==> flow/design.v <==
module caesar_cipher (
   input            clk
  ,input            rst_n
  ,input            ptxt_valid  
  ,input            mode  
  ,input            key_shift_dir_1  
  ,input            key_shift_dir_3  
  ,input      [4:0] key_shift_num_1  
  ,input      [4:0] key_shift_num_3  
  ,input      [7:0] ptxt_char
  ,output reg [7:0] ctxt_char
  ,output reg       err_invalid_key_shift_num
  ,output reg       err_invalid_ptxt_char
  ,output reg       ctx_ready
);
  localparam NUL_CHAR = 8'h00;
  localparam UPPERCASE_A_CHAR = 8'h41;
  localparam UPPERCASE_Z_CHAR = 8'h5A;
  localparam LOWERCASE_A_CHAR = 8'h61;
  localparam LOWERCASE_Z_CHAR = 8'h7A;
  wire       ptxt_char_is_uppercase_letter;
  wire       ptxt_char_is_lowercase_letter;
  wire       ptxt_char_is_letter;
  wire	     err_invalid_key_shift_num_wire;
  wire 	     err_invalid_ptxt_char_wire;
  wire  [4:0] key_shift_num_x;  
  reg  [7:0] sub_letter;
  assign err_invalid_key_shift_num_wire = key_shift_num_1 > 26 || key_shift_num_3 > 26 || key_shift_num_1==key_shift_num_3;
  assign ptxt_char_is_uppercase_letter = (ptxt_char >= UPPERCASE_A_CHAR) &&
                                         (ptxt_char <= UPPERCASE_Z_CHAR);
  assign ptxt_char_is_lowercase_letter = (ptxt_char >= LOWERCASE_A_CHAR) &&
                                         (ptxt_char <= LOWERCASE_Z_CHAR);
  assign ptxt_char_is_letter = ptxt_char_is_uppercase_letter ||
                               ptxt_char_is_lowercase_letter;
  assign err_invalid_ptxt_char_wire = !ptxt_char_is_letter;
  assign key_shift_num_x = (key_shift_num_1 + key_shift_num_3) < 27 ?  (key_shift_num_1 + key_shift_num_3) :  (key_shift_num_1 + key_shift_num_3)  -  5'b11011;
  always @ (*)
    if(!mode) begin  
        if(!key_shift_dir_1 && !key_shift_dir_3) begin
            sub_letter = ptxt_char + {3'b000, key_shift_num_1} + {3'b000, key_shift_num_x} + {3'b000, key_shift_num_3};
            if(ptxt_char_is_uppercase_letter && (sub_letter > UPPERCASE_Z_CHAR))begin
                sub_letter -= 8'h1A;
				if(sub_letter > UPPERCASE_Z_CHAR)begin
					sub_letter -= 8'h1A;
					if(sub_letter > UPPERCASE_Z_CHAR)
						sub_letter -= 8'h1A;
						else 
							sub_letter = sub_letter;
				end
				else 
					sub_letter = sub_letter;
			end 
			else sub_letter = sub_letter;
            if(ptxt_char_is_lowercase_letter && (sub_letter > LOWERCASE_Z_CHAR))begin
                sub_letter -= 8'h1A;
				 if(sub_letter > LOWERCASE_Z_CHAR)begin
					sub_letter -= 8'h1A;
					if(sub_letter > LOWERCASE_Z_CHAR)
						sub_letter -= 8'h1A;
					else 
						sub_letter = sub_letter;
				end
				 else 
					sub_letter = sub_letter;
			end
			else
				sub_letter = sub_letter;
        end
        else if(!key_shift_dir_1 && key_shift_dir_3) begin
            sub_letter = ptxt_char + {3'b000, key_shift_num_1} - {3'b000, key_shift_num_x} - {3'b000, key_shift_num_3};
            if(ptxt_char_is_uppercase_letter && (sub_letter > UPPERCASE_Z_CHAR))begin
                sub_letter -= 8'h1A;
                if(sub_letter > UPPERCASE_Z_CHAR)
                    sub_letter -= 8'h1A;
                else
                    sub_letter = sub_letter;
            end
            else if(ptxt_char_is_lowercase_letter && (sub_letter > LOWERCASE_Z_CHAR))begin
                sub_letter -= 8'h1A;
                if(sub_letter > LOWERCASE_Z_CHAR)
                    sub_letter -= 8'h1A;
                else
                    sub_letter = sub_letter;
            end
            else if(ptxt_char_is_uppercase_letter && (sub_letter < UPPERCASE_A_CHAR)) begin
                sub_letter += 8'h1A;
                if(sub_letter < UPPERCASE_A_CHAR)
                    sub_letter += 8'h1A;
                else
                    sub_letter = sub_letter;
            end
            else if(ptxt_char_is_lowercase_letter && (sub_letter < LOWERCASE_A_CHAR))begin
                sub_letter += 8'h1A;
                if(sub_letter < LOWERCASE_A_CHAR)
                    sub_letter += 8'h1A;
                else
                    sub_letter = sub_letter;
			end
			else 
				sub_letter = sub_letter;
        end
        else if(key_shift_dir_1 && !key_shift_dir_3) begin
            sub_letter = ptxt_char - {3'b000, key_shift_num_1} - {3'b000, key_shift_num_x} + {3'b000, key_shift_num_3};
            if(ptxt_char_is_uppercase_letter && (sub_letter > UPPERCASE_Z_CHAR))begin
                sub_letter -= 8'h1A;
                if(sub_letter > UPPERCASE_Z_CHAR)
                    sub_letter -= 8'h1A;
                else
                    sub_letter = sub_letter;
            end
            else if(ptxt_char_is_lowercase_letter && (sub_letter > LOWERCASE_Z_CHAR))begin
                sub_letter -= 8'h1A;
                if(sub_letter > LOWERCASE_Z_CHAR)
                    sub_letter -= 8'h1A;
                else
                    sub_letter = sub_letter;
            end
            else if(ptxt_char_is_uppercase_letter && (sub_letter < UPPERCASE_A_CHAR))begin
                sub_letter += 8'h1A;
                if(sub_letter < UPPERCASE_A_CHAR)
                    sub_letter += 8'h1A;
                else
                    sub_letter = sub_letter;
            end
            else if(ptxt_char_is_lowercase_letter && (sub_letter < LOWERCASE_A_CHAR))begin
                sub_letter += 8'h1A;
                if(sub_letter < LOWERCASE_A_CHAR)
                    sub_letter += 8'h1A;
                else
                    sub_letter = sub_letter;
            end
			else 
				sub_letter = sub_letter;
        end
		else if(key_shift_dir_1 && key_shift_dir_3) begin
            sub_letter = ptxt_char - {3'b000, key_shift_num_1} + {3'b000, key_shift_num_x} - {3'b000, key_shift_num_3};
            if(ptxt_char_is_uppercase_letter && (sub_letter < UPPERCASE_A_CHAR))begin
                sub_letter += 8'h1A;
				 if((sub_letter < UPPERCASE_A_CHAR))
					sub_letter += 8'h1A;
				else
					sub_letter = sub_letter;
			end
			else
				sub_letter = sub_letter;
            if(ptxt_char_is_lowercase_letter && (sub_letter < LOWERCASE_A_CHAR))begin
                sub_letter += 8'h1A;
				  if((sub_letter < LOWERCASE_A_CHAR))
					sub_letter += 8'h1A;
				  else
					sub_letter = sub_letter;
			end
			else
				sub_letter = sub_letter;
        end
		else
			sub_letter = NUL_CHAR;
    end
    else begin  
        if(!key_shift_dir_1 && !key_shift_dir_3) begin
            sub_letter = ptxt_char - {3'b000, key_shift_num_1} - {3'b000, key_shift_num_x} - {3'b000, key_shift_num_3};
            if(ptxt_char_is_uppercase_letter && (sub_letter < UPPERCASE_A_CHAR || sub_letter > 200))begin
                sub_letter += 8'h1A;
				 if(sub_letter < UPPERCASE_A_CHAR  || sub_letter > 200)begin
					sub_letter += 8'h1A;
					if(sub_letter < UPPERCASE_A_CHAR  || sub_letter > 200 )
						sub_letter += 8'h1A;
					else
						sub_letter = sub_letter;
				end
				else
					sub_letter = sub_letter;
			end
			else
				sub_letter = sub_letter;
            if(ptxt_char_is_lowercase_letter && (sub_letter < LOWERCASE_A_CHAR))begin
                sub_letter += 8'h1A;
				if(sub_letter < LOWERCASE_A_CHAR)begin
					sub_letter += 8'h1A;
					if(sub_letter < LOWERCASE_A_CHAR)
						sub_letter += 8'h1A;
					else
						sub_letter = sub_letter;
				end
				else
					sub_letter = sub_letter;
			end
			else
				sub_letter = sub_letter;			
        end
        else if(!key_shift_dir_1 && key_shift_dir_3) begin
            sub_letter = ptxt_char - {3'b000, key_shift_num_1} + {3'b000, key_shift_num_x} + {3'b000, key_shift_num_3};
            if(ptxt_char_is_uppercase_letter && (sub_letter > UPPERCASE_Z_CHAR))begin
                sub_letter -= 8'h1A;
                if(sub_letter > UPPERCASE_Z_CHAR)
                    sub_letter -= 8'h1A;
                else
                    sub_letter = sub_letter;
            end
            else if(ptxt_char_is_lowercase_letter && (sub_letter > LOWERCASE_Z_CHAR))begin
                sub_letter -= 8'h1A;
                if(sub_letter > LOWERCASE_Z_CHAR)
                    sub_letter -= 8'h1A;
                else
                    sub_letter = sub_letter;
            end
            else if(ptxt_char_is_uppercase_letter && (sub_letter < UPPERCASE_A_CHAR))begin
                sub_letter += 8'h1A;
                if(sub_letter < UPPERCASE_A_CHAR)
                    sub_letter += 8'h1A;
                else
                    sub_letter = sub_letter;
            end
            else if(ptxt_char_is_lowercase_letter && (sub_letter < LOWERCASE_A_CHAR))begin
                sub_letter += 8'h1A;
                if(sub_letter < LOWERCASE_A_CHAR)
                    sub_letter += 8'h1A;
                else
                    sub_letter = sub_letter;
            end
			else
				sub_letter = sub_letter;
        end
        else if(key_shift_dir_1 && !key_shift_dir_3) begin
            sub_letter = ptxt_char + {3'b000, key_shift_num_1} + {3'b000, key_shift_num_x} - {3'b000, key_shift_num_3};
            if(ptxt_char_is_uppercase_letter && (sub_letter > UPPERCASE_Z_CHAR))begin
                sub_letter -= 8'h1A;
                if(sub_letter > UPPERCASE_Z_CHAR)
                    sub_letter -= 8'h1A;
                else
                    sub_letter = sub_letter;
            end
            else if(ptxt_char_is_lowercase_letter && (sub_letter > LOWERCASE_Z_CHAR))begin
                sub_letter -= 8'h1A;
                if(sub_letter > LOWERCASE_Z_CHAR)
                    sub_letter -= 8'h1A;
                else
                    sub_letter = sub_letter;
            end
            else if(ptxt_char_is_uppercase_letter && (sub_letter < UPPERCASE_A_CHAR))begin
                sub_letter += 8'h1A;
                if(sub_letter < UPPERCASE_A_CHAR)
                    sub_letter += 8'h1A;
                else
                    sub_letter = sub_letter;
            end
            else if(ptxt_char_is_lowercase_letter && (sub_letter < LOWERCASE_A_CHAR))begin
                sub_letter += 8'h1A;
                if(sub_letter < LOWERCASE_A_CHAR)
                    sub_letter += 8'h1A;
                else
                    sub_letter = sub_letter;
            end
			else
				sub_letter = sub_letter;
        end
        else if(key_shift_dir_1 && key_shift_dir_3) begin
            sub_letter = ptxt_char + {3'b000, key_shift_num_1} - {3'b000, key_shift_num_x} + {3'b000, key_shift_num_3};
             if(ptxt_char_is_uppercase_letter && (sub_letter > UPPERCASE_Z_CHAR))begin
                sub_letter -= 8'h1A;
				if((sub_letter > UPPERCASE_Z_CHAR))
					sub_letter -= 8'h1A;
				else
					sub_letter = sub_letter;
			end
			else
				sub_letter = sub_letter;
            if(ptxt_char_is_lowercase_letter && (sub_letter > LOWERCASE_Z_CHAR))begin
                sub_letter -= 8'h1A;
				 if((sub_letter > LOWERCASE_Z_CHAR))
					sub_letter -= 8'h1A;
				 else
					sub_letter = sub_letter;
			end
			else
				sub_letter = sub_letter;
        end
		else
			sub_letter = NUL_CHAR;
    end
  always @ (posedge clk or negedge rst_n)
    if(!rst_n)begin
      ctx_ready <= 1'b0;
      ctxt_char <= NUL_CHAR;
      err_invalid_key_shift_num <= 1'b0;
	  err_invalid_ptxt_char <=1'b0;
	  end
    else if(err_invalid_ptxt_char_wire || err_invalid_key_shift_num_wire || !ptxt_valid) begin
      ctx_ready <= 1'b0;
      ctxt_char <= NUL_CHAR;
	  err_invalid_key_shift_num <= 1'b1;
	  err_invalid_ptxt_char <=1'b1;
	  end
    else begin
      ctx_ready <= 1'b1;
      ctxt_char <= sub_letter;
	  err_invalid_key_shift_num <= 1'b0;
	  err_invalid_ptxt_char <=1'b0;
	  end
endmodule
# Step by step through the tools: caesar_cipher
# Tool output for the design above before and after an edit, in the order of the flow.
# Lines under "before" count in the file above, lines under "after" in the edited file.
# "change" is "after" less "before", of the values as shown; "rel_change_pct" is that difference over "before", in percent.
# Library cell names are shortened.
# Not given: --
# design
top,caesar_cipher
clock,clk
lib,sky130hd
pvt_corner,tt_025C_1v80

# The edit
# Unified diff, file above to edited file.
# A script made this edit. It changes what the design does and was not meant as an optimisation.
# begin of diff
@@ -78,5 +78,5 @@
             else if(ptxt_char_is_lowercase_letter && (sub_letter > LOWERCASE_Z_CHAR))begin
                 sub_letter -= 8'h1A;
-                if(sub_letter > LOWERCASE_Z_CHAR)
+                if(sub_letter <= LOWERCASE_Z_CHAR)
                     sub_letter -= 8'h1A;
                 else
# end of diff

# Word-level counts
# Counts by Yosys on the flattened word-level netlist (proc, flatten, opt, wreduce; memories kept). Register bits leave out memories and registers merged into their read ports (data or address); mux counts leave out enables and synchronous resets folded into registers. Print and check cells are left out.
# word_totals
item,before,after,change,rel_change_pct
inputBits,24,24,0,0.00
register_bits,10,10,0,0.00
elab_cells,240,240,0,0.00
output_inout_bits,11,11,0,0.00
# op_classes
item,before,after,change,rel_change_pct
muxes,79,79,0,0.00
n_addsub,53,53,0,0.00
n_reduce_logical,42,42,0,0.00
cmp,62,62,0,0.00
eq_ne,1,1,0,0.00
# op_table
cell,before,after,change,rel_change_pct
8-bit by 7-bit greater-than comparator with 1-bit output with constant B,26,25,-1,-3.85
8-bit by 7-bit <= comparator with 1-bit output with constant B,2,3,1,50.00
# Operator kinds equal on both sides are left out: 19.

# Longest topological paths
# Longest topological path by Yosys (ltp), each cell counted once; first at word level (registers and memories cut), then after technology mapping (sequential cells cut; the memories' decode and read muxes count).
# logic_depth
item,before,after,change,rel_change_pct
word_depth,24,24,0,0.00
abc_area,0,0,--,--
depth_mapped,47,41,-6,-12.77
depth_no_buf,43,40,-3,-6.98

# Mapped cells and area
# The flow's flattened synthesis, as Yosys stat reports it; memories are mapped. The netlist is that of the ABC_AREA named above (0 if unset); the other value can give another one.
# by_type
cell,before,after,change,rel_change_pct
nor2_1,228,188,-40,-17.54
nand2_1,225,197,-28,-12.44
o31ai_1,14,29,15,107.14
nand3_1,73,85,12,16.44
a31oi_1,28,40,12,42.86
a21oi_1,174,184,10,5.75
mux2i_1,44,34,-10,-22.73
o21ai_1,16,6,-10,-62.50
o221ai_1,9,19,10,111.11
or2_2,19,28,9,47.37
a31o_2,5,14,9,180.00
a22oi_1,8,16,8,100.00
a21boi_0,2,10,8,400.00
a211oi_1,38,31,-7,-18.42
o22ai_1,17,24,7,41.18
a2111oi_0,5,12,7,140.00
o31a_1,5,12,7,140.00
inv_1,128,134,6,4.69
# Cell types equal on both sides are left out: 12.
# Not every row of either side is listed.
# synth_totals
item,before,after,change,rel_change_pct
mapped_cells,2302,2250,-52,-2.26
mapped_area_um2,15790.1,15312.2,-477.9,-3.03
buffers,90,73,-17,-18.89
seqArea_um2,250.2,250.2,0.0,0.00
ff_cells,10,10,0,0.00

# Path before layout
# Path of least setup slack by OpenSTA after synthesis, without wires, with an ideal clock, recovery checks aside; 20% of the period is set as input and as output delay. Where synthesis merged equal registers, the netlist keeps one of their names.
# synth_timing
item,before,after,change,rel_change_pct
kind,input to register,input to register,--,--
from,in key_shift_num_1[0],in key_shift_num_1[0],--,--
to,reg ctxt_char[1],reg ctxt_char[4],--,--
t_arrival_ns,12.614,12.335,-0.279,-2.21
launch_ns,2.800,2.800,0.000,0.00
n_path_buf,5,3,-2,-40.00
path_delay_ns,9.915,9.645,-0.270,-2.72
in_delay_ns,2.800,2.800,0.000,0.00
setup_ns,0.101,0.110,0.009,--
period_ns,14.0,14.0,0.0,0.00
driving_pins,47,38,-9,-19.15
required_time_ns,13.899,13.890,-0.009,-0.06
slack_ns,1.285,1.555,0.270,--
period_less_setup_slack_ns,12.715,12.445,-0.270,-2.12
# "path_delay_ns" = arrival - input delay + setup time.
# "driving_pins": output pins that drive a net of the path, with the launching flip-flop's if there is one; two outputs of one cell count as two.
# "period_less_setup_slack_ns" is the clock period less the worst setup slack; recovery checks do not enter. This is arithmetic on one report: input and output delays are still those of the set period (20% each).
# The rows between start and end are the longest chain of elaborated cells between them; the timing report does not say that the signal goes this way. Where chains are equally long, one stands for them.
# Each line given opens the expression or statement behind the cell; cells for indexed reads and writes are added by Yosys, which also makes memories of some case tables.
# At most two assigning lines are given for a register; there are more.
# synth_between_before
path_cell_list,ha_1 > fa_1 > and3_1 > nor3_1 > nor2_1 > a21oi_1 > mux2i_1 > inv_1 > fa_1 > xor2_1 > ha_1 > clkbuf_1 > nor2_1 > a21oi_1 > xnor2_1 > clkbuf_1 > ha_1 > clkbuf_1 > (+11 left out) > a31oi_1 > nor2_1 > a21oi_1 > inv_1 > ha_1 > o2111ai_1 > a211oi_1 > a211oi_4 > a2111oi_1 > nor4_2 > xnor2_2 > nor2_2 > nor4_2 > or2_1 > a21oi_2 > xnor2_1 > o2111a_1 > nor4_1
elab_chain_len,24
cone_cells,219
classes_between,add/sub: 53; compare: 57; eq/ne: 1; mux: 77; reduce/logical: 31
# synth_rtl_before
item,line_no,text
start: declaration,8,",input      [4:0] key_shift_num_1"
5-bit adder,36,assign key_shift_num_x = (key_shift_num_1 + key_shift_num_3) < 27 ?  (key_shift_num_1 + key_shift_num_3) :  (k ...
5-bit subtractor,36,
5-bit two-way mux,36,
8-bit by 5-bit adder with 8-bit output,136,"sub_letter = ptxt_char - {3'b000, key_shift_num_1} + {3'b000, key_shift_num_x} - {3'b000, key_shift_num_3};"
8-bit by 5-bit subtractor with 8-bit output,136,
8-bit by 5-bit adder with 8-bit output,138,sub_letter += 8'h1A;
8-bit by 5-bit adder with 8-bit output,140,sub_letter += 8'h1A;
(+10 left out),--,
8-bit two-way mux,146,if(ptxt_char_is_lowercase_letter && (sub_letter < LOWERCASE_A_CHAR))begin
8-bit two-way mux,135,else if(key_shift_dir_1 && key_shift_dir_3) begin
8-bit two-way mux,102,else if(key_shift_dir_1 && !key_shift_dir_3) begin
8-bit two-way mux,69,else if(!key_shift_dir_1 && key_shift_dir_3) begin
8-bit two-way mux,39,if(!key_shift_dir_1 && !key_shift_dir_3) begin
8-bit two-way mux,38,if(!mode) begin
8-bit two-way mux,288,else if(err_invalid_ptxt_char_wire || err_invalid_key_shift_num_wire || !ptxt_valid) begin
end: assignment,290,ctxt_char <= NUL_CHAR;
end: assignment,296,ctxt_char <= sub_letter;
end: declaration,11,",output reg [7:0] ctxt_char"
# synth_between_after
path_cell_list,ha_1 > fa_1 > ha_1 > clkbuf_1 > o22ai_1 > o31ai_1 > mux2i_1 > inv_1 > fa_1 > xor2_1 > ha_1 > clkbuf_1 > nor2_1 > a21oi_1 > xnor2_2 > ha_1 > nand2_1 > nand4_1 > (+2 left out) > o211ai_1 > nand2_1 > mux2i_2 > mux2_2 > o21ai_1 > clkbuf_1 > inv_1 > ha_1 > nand3_1 > mux2_2 > o221ai_2 > or2_2 > a32oi_1 > a2bb2oi_1 > nor2_1 > o31a_1 > a211o_1 > o41ai_1
elab_chain_len,24
cone_cells,219
classes_between,add/sub: 53; compare: 57; eq/ne: 1; mux: 77; reduce/logical: 31
# synth_rtl_after
item,line_no,text
start: declaration,8,",input      [4:0] key_shift_num_1"
5-bit adder,36,assign key_shift_num_x = (key_shift_num_1 + key_shift_num_3) < 27 ?  (key_shift_num_1 + key_shift_num_3) :  (k ...
5-bit subtractor,36,
5-bit two-way mux,36,
8-bit by 5-bit adder with 8-bit output,136,"sub_letter = ptxt_char - {3'b000, key_shift_num_1} + {3'b000, key_shift_num_x} - {3'b000, key_shift_num_3};"
8-bit by 5-bit subtractor with 8-bit output,136,
8-bit by 5-bit adder with 8-bit output,138,sub_letter += 8'h1A;
8-bit by 5-bit adder with 8-bit output,140,sub_letter += 8'h1A;
(+10 left out),--,
8-bit two-way mux,146,if(ptxt_char_is_lowercase_letter && (sub_letter < LOWERCASE_A_CHAR))begin
8-bit two-way mux,135,else if(key_shift_dir_1 && key_shift_dir_3) begin
8-bit two-way mux,102,else if(key_shift_dir_1 && !key_shift_dir_3) begin
8-bit two-way mux,69,else if(!key_shift_dir_1 && key_shift_dir_3) begin
8-bit two-way mux,39,if(!key_shift_dir_1 && !key_shift_dir_3) begin
8-bit two-way mux,38,if(!mode) begin
8-bit two-way mux,288,else if(err_invalid_ptxt_char_wire || err_invalid_key_shift_num_wire || !ptxt_valid) begin
end: assignment,290,ctxt_char <= NUL_CHAR;
end: assignment,296,ctxt_char <= sub_letter;
end: declaration,11,",output reg [7:0] ctxt_char"

# Worst path after layout
# Path of least setup slack in the final report of each run of pair A (OpenROAD, finished layout, wires in). Where an end is a register, its clock arrival counts in the times.
# layout_timing
item,before,after,change,rel_change_pct
kind,input to register,input to register,--,--
from,in key_shift_num_1[0],in key_shift_num_1[2],--,--
to,reg ctxt_char[1],reg ctxt_char[5],--,--
in_delay_ns,2.72,2.72,0.00,0.00
setup_ns,0.10,0.15,0.05,--
period_ns,13.6,13.6,0.0,0.00
slack_ns,0.66,0.71,0.05,--
required_time_ns,13.74,13.68,-0.06,-0.44
launch_ns,2.72,2.72,0.00,0.00
driving_pins,43,38,-5,-11.63
t_arrival_ns,13.08,12.97,-0.11,-0.84
n_path_buf,2,3,1,50.00
# The rows between start and end are the longest chain of elaborated cells between them; the timing report does not say that the signal goes this way. Where chains are equally long, one stands for them.
# At most two assigning lines are given for a register; there are more.
# layout_between_before
path_cell_list,clkdlybuf4s50_1 > ha_1 > fa_1 > and3_1 > nor3_1 > nor2_2 > a21oi_2 > mux2i_1 > inv_1 > fa_1 > o21bai_1 > a21oi_1 > xnor2_1 > ha_1 > o21a_1 > a21oi_1 > o211ai_1 > o21ai_0 > (+7 left out) > nor2_1 > a21oi_1 > buf_4 > inv_1 > ha_1 > o2111ai_1 > a211oi_1 > a211oi_4 > a2111oi_1 > nor4_2 > xnor2_2 > nor2_2 > nor4_2 > or2_1 > a21oi_2 > xnor2_1 > o2111a_1 > nor4_1
elab_chain_len,24
cone_cells,219
classes_between,add/sub: 53; compare: 57; eq/ne: 1; mux: 77; reduce/logical: 31
# layout_rtl_before
item,line_no,text
start: declaration,8,",input      [4:0] key_shift_num_1"
5-bit adder,36,assign key_shift_num_x = (key_shift_num_1 + key_shift_num_3) < 27 ?  (key_shift_num_1 + key_shift_num_3) :  (k ...
5-bit subtractor,36,
5-bit two-way mux,36,
8-bit by 5-bit adder with 8-bit output,136,"sub_letter = ptxt_char - {3'b000, key_shift_num_1} + {3'b000, key_shift_num_x} - {3'b000, key_shift_num_3};"
8-bit by 5-bit subtractor with 8-bit output,136,
8-bit by 5-bit adder with 8-bit output,138,sub_letter += 8'h1A;
8-bit by 5-bit adder with 8-bit output,140,sub_letter += 8'h1A;
(+10 left out),--,
8-bit two-way mux,146,if(ptxt_char_is_lowercase_letter && (sub_letter < LOWERCASE_A_CHAR))begin
8-bit two-way mux,135,else if(key_shift_dir_1 && key_shift_dir_3) begin
8-bit two-way mux,102,else if(key_shift_dir_1 && !key_shift_dir_3) begin
8-bit two-way mux,69,else if(!key_shift_dir_1 && key_shift_dir_3) begin
8-bit two-way mux,39,if(!key_shift_dir_1 && !key_shift_dir_3) begin
8-bit two-way mux,38,if(!mode) begin
8-bit two-way mux,288,else if(err_invalid_ptxt_char_wire || err_invalid_key_shift_num_wire || !ptxt_valid) begin
end: assignment,290,ctxt_char <= NUL_CHAR;
end: assignment,296,ctxt_char <= sub_letter;
end: declaration,11,",output reg [7:0] ctxt_char"
# layout_between_after
path_cell_list,clkdlybuf4s50_1 > ha_2 > a21oi_1 > and3_1 > o22ai_1 > o31ai_1 > buf_4 > xor2_1 > ha_1 > inv_1 > fa_1 > xor2_1 > ha_1 > xor2_2 > inv_1 > ha_1 > xnor3_1 > nor2_1 > (+2 left out) > o21ai_0 > o21ai_1 > nand2_1 > or4_1 > nand3_1 > ha_1 > nor2b_1 > nand3_1 > and3_1 > nor4_1 > nor4b_2 > buf_4 > or3_1 > a2111o_1 > a221oi_1 > nor2_1 > nor3_2 > o32ai_1
elab_chain_len,24
cone_cells,219
classes_between,add/sub: 53; compare: 57; eq/ne: 1; mux: 77; reduce/logical: 31
# layout_rtl_after
item,line_no,text
start: declaration,8,",input      [4:0] key_shift_num_1"
5-bit by 5-bit adder with 6-bit output,36,assign key_shift_num_x = (key_shift_num_1 + key_shift_num_3) < 27 ?  (key_shift_num_1 + key_shift_num_3) :  (k ...
6-bit by 5-bit less-than comparator with 1-bit output,36,
5-bit two-way mux,36,
8-bit by 5-bit adder with 8-bit output,136,"sub_letter = ptxt_char - {3'b000, key_shift_num_1} + {3'b000, key_shift_num_x} - {3'b000, key_shift_num_3};"
8-bit by 5-bit subtractor with 8-bit output,136,
8-bit by 5-bit adder with 8-bit output,138,sub_letter += 8'h1A;
8-bit by 5-bit adder with 8-bit output,140,sub_letter += 8'h1A;
(+10 left out),--,
8-bit two-way mux,146,if(ptxt_char_is_lowercase_letter && (sub_letter < LOWERCASE_A_CHAR))begin
8-bit two-way mux,135,else if(key_shift_dir_1 && key_shift_dir_3) begin
8-bit two-way mux,102,else if(key_shift_dir_1 && !key_shift_dir_3) begin
8-bit two-way mux,69,else if(!key_shift_dir_1 && key_shift_dir_3) begin
8-bit two-way mux,39,if(!key_shift_dir_1 && !key_shift_dir_3) begin
8-bit two-way mux,38,if(!mode) begin
8-bit two-way mux,288,else if(err_invalid_ptxt_char_wire || err_invalid_key_shift_num_wire || !ptxt_valid) begin
end: assignment,290,ctxt_char <= NUL_CHAR;
end: assignment,296,ctxt_char <= sub_letter;
end: declaration,11,",output reg [7:0] ctxt_char"

# Measured runs
# Both versions went through the flow (Yosys, OpenROAD) with the same settings in each pair. Constraints: input delay and output delay 20% of the set period each, output load 0.01 pF.
# settings_pair_A
period_ns,13.6
CAP_MARGIN,20
CORE_MARGIN,2
CORE_UTILIZATION,40
SLEW_MARGIN,20
# results_pair_A
item,before,after,change,rel_change_pct
ws_setup_ns,0.660,0.710,0.050,--
post_synth_area_um2,15790.1,15312.2,-477.9,-3.03
timing.setup.tns_ns,0.000,0.000,0.000,--
dieArea_um2,41081.2,39862.1,-1219.1,-2.97
period_reached_ns,12.940,12.890,-0.050,-0.39
fin_util_pct,43.9,44.3,0.4,--
layout_stdcell_area_um2,17046.3,16691.0,-355.3,-2.08
# settings_pair_B
CELL_PAD_IN_SITES_DETAIL_PLACEMENT,1
CORE_UTILIZATION,49
CTS_CLUSTER_SIZE,52
GPL_ROUTABILITY_DRIVEN,0
MAX_ROUTING_LAYER,met5
SLEW_MARGIN,15
period_ns,19.5
CAP_MARGIN,20
CORE_MARGIN,2
# results_pair_B
item,before,after,change,rel_change_pct
ws_setup_ns,3.275,2.851,-0.424,--
post_synth_area_um2,15790.1,15312.2,-477.9,-3.03
timing.setup.tns_ns,0.000,0.000,0.000,--
dieArea_um2,33675.9,32679.6,-996.3,-2.96
period_reached_ns,16.225,16.649,0.424,2.61
fin_util_pct,52.3,52.6,0.3,--
layout_stdcell_area_um2,16538.4,16125.5,-412.9,-2.50
# By "period_reached_ns" is meant the clock period of the run minus its worst setup slack. This is arithmetic on one report: input and output delays are still those of the set period (20% each).
